==> flow/design.v <==
module Fiveto32Decoder(Select, Wenable, Load_Out);
input [4:0] Select;
input Wenable;
output reg [31:0] Load_Out;
always@(*)
if (Wenable == 1)
case(Select)
5'h0 : Load_Out = 32'h00000001;
5'h1 : Load_Out = 32'h00000002;
5'h2 : Load_Out = 32'h00000004;
5'h3 : Load_Out = 32'h00000008;
5'h4 : Load_Out = 32'h00000010;
5'h5 : Load_Out = 32'h00000020;
5'h6 : Load_Out = 32'h00000040;
5'h7 : Load_Out = 32'h00000080;
5'h8 : Load_Out = 32'h00000100;
5'h9 : Load_Out = 32'h00000200;
5'hA : Load_Out = 32'h00000400;
5'hB : Load_Out = 32'h00000800;
5'hC : Load_Out = 32'h000001000;
5'hD : Load_Out = 32'h000002000;
5'hE : Load_Out = 32'h000004000;
5'hF : Load_Out = 32'h000008000;
5'h10 : Load_Out = 32'h00010000;
5'h11 : Load_Out = 32'h00020000;
5'h12 : Load_Out = 32'h00040000;
5'h13 : Load_Out = 32'h00080000;
5'h14 : Load_Out = 32'h00100000;
5'h15 : Load_Out = 32'h00200000;
5'h16 : Load_Out = 32'h00400000;
5'h17 : Load_Out = 32'h00800000;
5'h18 : Load_Out = 32'h01000000;
5'h19 : Load_Out = 32'h02000000;
5'h1A : Load_Out = 32'h04000000;
5'h1B : Load_Out = 32'h08000000;
5'h1C : Load_Out = 32'h10000000;
5'h1D : Load_Out = 32'h20000000;
5'h1E : Load_Out = 32'h40000000;
5'h1F : Load_Out = 32'h80000000;
default: Load_Out = 32'h00000000;
endcase
else
Load_Out <= 0;
endmodule
module Register32bit (Din, Dout, Load, Reset, clk);
input [31:0] Din;
output reg [31:0] Dout;
input Load, Reset, clk;
always@(posedge clk or posedge Reset) begin
if (Reset == 1)
Dout = 0;
else if (Load == 1)
Dout <= Din;
else
Dout <= Dout;
end
endmodule
module Mux32to1 (Reg0,Reg1,Reg2,Reg3,Reg4,Reg5,Reg6,Reg7,Reg8,Reg9,Reg10,Reg11,Reg12,Reg13,Reg14,Reg15,Reg16,Reg17,Reg18,Reg19,Reg20,Reg21,Reg22,Reg23,Reg24,Reg25,Reg26,Reg27,Reg28,Reg29,Reg30,Reg31, Select, Regout);
input [31:0]Reg0, Reg1,Reg2,Reg3,Reg4,Reg5,Reg6,Reg7,Reg8,Reg9,Reg10,Reg11,Reg12,Reg13,Reg14,Reg15,Reg16;
input [31:0]Reg17,Reg18,Reg19,Reg20,Reg21,Reg22,Reg23,Reg24,Reg25,Reg26,Reg27,Reg28,Reg29,Reg30,Reg31;
input [4:0]Select;
output reg [31:0] Regout;
always@(*)
case(Select)
5'h0: Regout <= Reg0;
5'h1: Regout <= Reg1;
5'h2: Regout <= Reg2;
5'h3: Regout <= Reg3;
5'h4: Regout <= Reg4;
5'h5: Regout <= Reg5;
5'h6: Regout <= Reg6;
5'h7: Regout <= Reg7;
5'h8: Regout <= Reg8;
5'h9: Regout <= Reg9;
5'hA: Regout <= Reg10;
5'hB: Regout <= Reg11;
5'hC: Regout <= Reg12;
5'hD: Regout <= Reg13;
5'hE: Regout <= Reg14;
5'hF: Regout <= Reg15;
5'h10: Regout <= Reg16;
5'h11: Regout <= Reg17;
5'h12: Regout <= Reg18;
5'h13: Regout <= Reg19;
5'h14: Regout <= Reg20;
5'h15: Regout <= Reg21;
5'h16: Regout <= Reg22;
5'h17: Regout <= Reg23;
5'h18: Regout <= Reg24;
5'h19: Regout <= Reg25;
5'h1A: Regout <= Reg26;
5'h1B: Regout <= Reg27;
5'h1C: Regout <= Reg28;
5'h1D: Regout <= Reg29;
5'h1E: Regout <= Reg30;
5'h1F: Regout <= Reg31;
default Regout <= 32'b0;
endcase
endmodule
module RegisterFile32Bits(DataIn,DataA,DataB,RdAddress1,RdAddress2,WrtAddress,clk,Reset,Wenable);
input[31:0]DataIn;
input clk,Reset,Wenable;
input [4:0]RdAddress1,RdAddress2,WrtAddress;
output [31:0]DataA,DataB;
wire [31:0] Load;
wire [31:0] Dout0;
wire [31:0] Dout1;
wire [31:0] Dout2;
wire [31:0] Dout3;
wire [31:0] Dout4;
wire [31:0] Dout5;
wire [31:0] Dout6;
wire [31:0] Dout7;
wire [31:0] Dout8;
wire [31:0] Dout9;
wire [31:0] Dout10;
wire [31:0] Dout11;
wire [31:0] Dout12;
wire [31:0] Dout13;
wire [31:0] Dout14;
wire [31:0] Dout15;
wire [31:0] Dout16;
wire [31:0] Dout17;
wire [31:0] Dout18;
wire [31:0] Dout19;
wire [31:0] Dout20;
wire [31:0] Dout21;
wire [31:0] Dout22;
wire [31:0] Dout23;
wire [31:0] Dout24;
wire [31:0] Dout25;
wire [31:0] Dout26;
wire [31:0] Dout27;
wire [31:0] Dout28;
wire [31:0] Dout29;
wire [31:0] Dout30;
wire [31:0] Dout31;
Fiveto32Decoder u00 (WrtAddress,Wenable,Load);
Register32bit uu0 (DataIn, Dout0, Load[0], Reset, clk);
Register32bit uu1 (DataIn, Dout1, Load[1], Reset, clk);
Register32bit uu2 (DataIn, Dout2, Load[2], Reset, clk);
Register32bit uu3 (DataIn, Dout3, Load[3], Reset, clk);
Register32bit uu4 (DataIn, Dout4, Load[4], Reset, clk);
Register32bit uu5 (DataIn, Dout5, Load[5], Reset, clk);
Register32bit uu6 (DataIn, Dout6, Load[6], Reset, clk);
Register32bit uu7 (DataIn, Dout7, Load[7], Reset, clk);
Register32bit uu8 (DataIn, Dout8, Load[8], Reset, clk);
Register32bit uu9 (DataIn, Dout9, Load[9], Reset, clk);
Register32bit uu10 (DataIn, Dout10, Load[10], Reset, clk);
Register32bit uu11 (DataIn, Dout11, Load[11], Reset, clk);
Register32bit uu12 (DataIn, Dout12, Load[12], Reset, clk);
Register32bit uu13 (DataIn, Dout13, Load[13], Reset, clk);
Register32bit uu14 (DataIn, Dout14, Load[14], Reset, clk);
Register32bit uu15 (DataIn, Dout15, Load[15], Reset, clk);
Register32bit uu16 (DataIn, Dout16, Load[16], Reset, clk);
Register32bit uu17 (DataIn, Dout17, Load[17], Reset, clk);
Register32bit uu18 (DataIn, Dout18, Load[18], Reset, clk);
Register32bit uu19 (DataIn, Dout19, Load[19], Reset, clk);
Register32bit uu20 (DataIn, Dout20, Load[20], Reset, clk);
Register32bit uu21 (DataIn, Dout21, Load[21], Reset, clk);
Register32bit uu22 (DataIn, Dout22, Load[22], Reset, clk);
Register32bit uu23 (DataIn, Dout23, Load[23], Reset, clk);
Register32bit uu24 (DataIn, Dout24, Load[24], Reset, clk);
Register32bit uu25 (DataIn, Dout25, Load[25], Reset, clk);
Register32bit uu26 (DataIn, Dout26, Load[26], Reset, clk);
Register32bit uu27 (DataIn, Dout27, Load[27], Reset, clk);
Register32bit uu28 (DataIn, Dout28, Load[28], Reset, clk);
Register32bit uu29 (DataIn, Dout29, Load[29], Reset, clk);
Register32bit uu30 (DataIn, Dout30, Load[30], Reset, clk);
Register32bit uu31 (DataIn, Dout31, Load[31], Reset, clk);
Mux32to1 um1(Dout0,Dout1,Dout2,Dout3,Dout4,Dout5,Dout6,Dout7,Dout8,Dout9,Dout10,Dout11,Dout12,Dout13,Dout14,Dout15,Dout16,Dout17,Dout18,Dout19,Dout20,Dout21,Dout22,Dout23,Dout24,Dout25,Dout26,Dout27,Dout28,Dout29,Dout30,Dout31,RdAddress1, DataA);
Mux32to1 um2(Dout0,Dout1,Dout2,Dout3,Dout4,Dout5,Dout6,Dout7,Dout8,Dout9,Dout10,Dout11,Dout12,Dout13,Dout14,Dout15,Dout16,Dout17,Dout18,Dout19,Dout20,Dout21,Dout22,Dout23,Dout24,Dout25,Dout26,Dout27,Dout28,Dout29,Dout30,Dout31,RdAddress2, DataB);
endmodule 
* Reports on RegisterFile32Bits
Tool output for the design above, in the order of the flow.
Line numbers count from 1 in the design file above.
Library cell names are shortened.
A cell with - has no value.
- Design top :: RegisterFile32Bits
- Clock input :: clk
- Library :: sky130hd
- Library corner :: tt_025C_1v80

* Word level
Yosys after proc, flatten, opt, wreduce and memory -nomap, before mapping. Enables and synchronous resets that opt folds into registers are not counted as muxes. Memory bits, and registers merged into a memory's read port (data or address), are not among the register bits. Print and check cells are not counted. Equal cells are merged and count once.
Yosys's memory passes give these memory sizes; they may raise the number of words (mostly to a power of two), join words into wider ones and drop unused or constant bits.
- Register bits after elaboration :: 1024
- Bits in read-only memories :: 1024
- Memories kept :: 1
- Bits of input ports :: 50
- Output and inout bits :: 64
- Elaborated cells :: 100
** Memory list
- (no name shown) :: words 32, bits a word 32, rd ports 1, wr ports 0, line 7 : case(Select)
- Eq/ne operators :: 62
- Multiplexer cells :: 3
- Reductions and logical operators :: 2
** Operators by type and width (number)
- case mux 32 bit (select 32 bit) :: 2
- equality test 5 bit with constant B :: 32
- equality test 5 x 4 -> 1 bit with constant B :: 16
- equality test 5 x 3 -> 1 bit with constant B :: 8
- 2-to-1 mux 32 bit :: 1
- equality test 5 x 2 -> 1 bit with constant B :: 4
- equality test 5 x 1 -> 1 bit with constant B :: 2
- zero test 5 bit :: 2

* Logic depth
Depth = most cells in a row (Yosys ltp): at word level without a register or memory, in the mapped netlist without a sequential cell, where the memories' decode and read muxes count.
- Depth in word-level cells :: 2
- ABC_AREA :: 0
- Mapped depth :: 10
- Gate-level depth less buffers :: 5

* Synthesis result
Yosys stat after the flow's synthesis: flattened, memories mapped to cells. It holds for the ABC_AREA given above (unset counts as 0); a run with the other value may have another netlist.
The area totals of this step are shown rounded.
** Cell types
- dfrtp_1 :: number 1024, area in all 2.56E+04 µm²
- mux2_2 :: number 1028, area in all 1.16E+04 µm²
- nand3_1 :: number 1299, area in all 6.5E+03 µm²
- nand4_1 :: number 388, area in all 2.43E+03 µm²
- clkbuf_1 :: number 428, area in all 1.61E+03 µm²
- a22oi_1 :: number 210, area in all 1.58E+03 µm²
- and3_1 :: number 71, area in all 444.176 µm²
- nor4_1 :: number 67, area in all 419.152 µm²
- buf_1 :: number 104, area in all 390.374 µm²
- o32a_1 :: number 33, area in all 330.317 µm²
- buf_2 :: number 59, area in all 295.283 µm²
- a221o_1 :: number 29, area in all 290.278 µm²
- a21oi_1 :: number 50, area in all 250.24 µm²
- or4_1 :: number 32, area in all 240.23 µm²
- nor2_1 :: number 60, area in all 225.216 µm²
- and2_1 :: number 29, area in all 181.424 µm²
- o21ai_0 :: number 36, area in all 180.173 µm²
- a2111oi_0 :: number 14, area in all 122.618 µm²
Not listed: further types 44, cells in them 196.
- Standard cells after synthesis :: 5157
- Cell area after synthesis :: 54130 µm²
- Area of sequential cells :: 25620 µm²
- Flip-flop cells :: 1024
- Buffers :: 598
By module: a second synthesis without flattening, with its own total; a netlist apart from the flattened one above.
- Cell total of the unflattened synthesis :: 4963
- Area total of the unflattened synthesis :: 59320 µm²
Rows give one instance, submodules left out.
** Modules
- Register32bit :: instances 32, cells 69, area 1349 µm², seq. area 800.8 µm²
- Mux32to1 :: instances 2, cells 1354, area 7960 µm², seq. area 0.0 µm²
- Fiveto32Decoder :: instances 1, cells 47, area 234.0 µm², seq. area 0.0 µm²
- RegisterFile32Bits :: instances 1, cells 0, area 0.0 µm², seq. area 0.0 µm²

* Timing after synthesis
Path of least setup slack by OpenSTA after synthesis, without wires, with an ideal clock, recovery checks aside; 20% of the period is set as input and as output delay. Where synthesis merged equal registers, the netlist keeps one of their names.
- Path kind :: input to output
- From :: input RdAddress1[3]
- To :: output DataA[12]
- Period :: 7.0 ns
- External input delay :: 1.400 ns
- Output delay :: 1.400 ns
- Launch time at the first pin :: 1.400 ns
- Arrival time :: 3.156 ns
- Required time :: 5.600 ns
- Slack :: 2.444 ns
- Delay of the path :: 1.756 ns
- Stages :: 8
- Buffers on the path :: 3
- Period reached after synthesis :: 4.556 ns
"delay of the path" is the arrival time less input delay plus setup time.
A path that ends at an output port has no setup time.
"stages": output pins that drive a net of the path, with the launching flip-flop's if there is one; two outputs of one cell count as two.
"period reached after synthesis" is the clock period less the worst setup slack; recovery checks do not enter. This is arithmetic on one report: input and output delays are still those of the set period (20% each).
Between the ends stands the longest chain of elaborated cells between them, by number of cells; it is not shown to be the way that was timed. Of several equally long chains one is given.
Each line given opens the expression or statement behind the cell; cells for indexed reads and writes are added by Yosys, which also makes memories of some case tables.
- Path through :: buf_2 > nor2b_4 > buf_6 > and2_1 > buf_2 > a221o_1 > or4_1 > o32a_1
- Cells in the longest elaborated chain :: 2
- Elaborated cells on any way between the ends :: 33
- Source lines of those cells :: 1
- Those cells by class :: eq/ne: 31; mux: 1; reduce/logical: 1
** Ends and longest elaborated chain, after synthesis
- start: declaration :: line 103 : input [4:0]RdAddress1,RdAddress2,WrtAddress;
- equality test 5 bit :: line 64 : case(Select)
- case mux 32 bit (select 32 bit) :: line 64
- end: declaration :: line 104 : output [31:0]DataA,DataB;

* Timing after layout
Path of least setup slack in the final report of run 2 (OpenROAD, finished layout, wires in). Where an end is a register, its clock arrival counts in the times.
- Path kind :: input to output
- From :: input RdAddress2[4]
- To :: output DataB[23]
- Period :: 6.81 ns
- External input delay :: 1.36 ns
- Output delay :: 1.36 ns
- Launch time at the first pin :: 1.36 ns
- Arrival time :: 4.23 ns
- Required time :: 5.45 ns
- Slack :: 1.21 ns
- Stages :: 10
- Buffers on the path :: 5
Between the ends stands the longest chain of elaborated cells between them, by number of cells; it is not shown to be the way that was timed. Of several equally long chains one is given.
- Path through :: clkdlybuf4s15_2 > buf_4 > nor2b_4 > buf_4 > buf_16 > and3_1 > a221o_1 > nor4_1 > a21oi_1 > clkdlybuf4s50_1
- Cells in the longest elaborated chain :: 2
- Elaborated cells on any way between the ends :: 33
- Source lines of those cells :: 1
- Those cells by class :: eq/ne: 31; mux: 1; reduce/logical: 1
** Ends and longest elaborated chain, after layout
- start: declaration :: line 103 : input [4:0]RdAddress1,RdAddress2,WrtAddress;
- equality test 5 bit :: line 64 : case(Select)
- case mux 32 bit (select 32 bit) :: line 64
- end: declaration :: line 104 : output [31:0]DataA,DataB;

--- measured runs ---
Record of 3 stored runs of the RTL-to-layout flow on RegisterFile32Bits, platform sky130hd. The runs are unordered. Constraints: input delay and output delay 20% of the set period each, output load 0.01 pF.
"period reached" is the run's clock period less its worst setup slack. It is reckoned from that one timing run; input and output delays stay at 20% of the period that was set.
"time of the worst setup path" = time allowed to the worst setup path (clock period - input delay - output delay, where it has them) - its slack; a late launch clock adds to it, a late capture clock takes from it.
"power" is the tool's figure for a default switching activity; nothing was simulated.
Results are given in rounded form.

** Run 1
- Settings :: ABC_AREA=0; CAP_MARGIN=15; CELL_PAD_IN_SITES_DETAIL_PLACEMENT=1; CELL_PAD_IN_SITES_GLOBAL_PLACEMENT=0; CORE_ASPECT_RATIO=0.77; CORE_MARGIN=7; CORE_UTILIZATION=69; CTS_CLUSTER_SIZE=25; GPL_ROUTABILITY_DRIVEN=0; GPL_TIMING_DRIVEN=1; HOLD_SLACK_MARGIN=0.19; MAX_ROUTING_LAYER=met5; PLACE_DENSITY_LB_ADDON=0.03; SETUP_SLACK_MARGIN=1.71; SLEW_MARGIN=40; TNS_END_PERCENT=10; period_ns=8.38
- Outcome :: not finished: clock tree synthesis ended with error DPL-0033

** Run 2
- Settings :: CORE_UTILIZATION=50; SETUP_SLACK_MARGIN=1.28; period_ns=6.81; CAP_MARGIN=20; CORE_MARGIN=2; SLEW_MARGIN=20
- Period reached :: 5.597 ns
- Area inside the die boundary :: 110900 µm²
- Time of the worst setup path :: 2.87 ns
- Worst path kind :: input to output
- Worst hold slack in the final report :: 0.528 ns
- Summed negative setup slack :: 0.000 ns
- Power :: 17.80 mW
- Cell area after synthesis :: 54130 µm²
- Standard-cell area after routing :: 62040 µm²
- Lowest setup slack :: 1.213 ns

** Run 3
- Settings :: ABC_AREA=0; CELL_PAD_IN_SITES_DETAIL_PLACEMENT=2; CELL_PAD_IN_SITES_GLOBAL_PLACEMENT=1; CORE_ASPECT_RATIO=0.85; CORE_MARGIN=2; GPL_ROUTABILITY_DRIVEN=1; GPL_TIMING_DRIVEN=0; SETUP_SLACK_MARGIN=0.94; SLEW_MARGIN=15; TNS_END_PERCENT=90; period_ns=9.65; CAP_MARGIN=20; CORE_UTILIZATION=40
- Standard-cell area after routing :: 64580 µm²
- Lowest setup slack :: 0.515 ns
- Area inside the die boundary :: 138300 µm²
- Worst hold slack in the final report :: 0.534 ns
- Power :: 13.48 mW
- Summed negative setup slack :: 0.000 ns
- Cell area after synthesis :: 54130 µm²
- Period reached :: 9.135 ns
- Time of the worst setup path :: 5.28 ns
- Worst path kind :: input to output
--- end ---
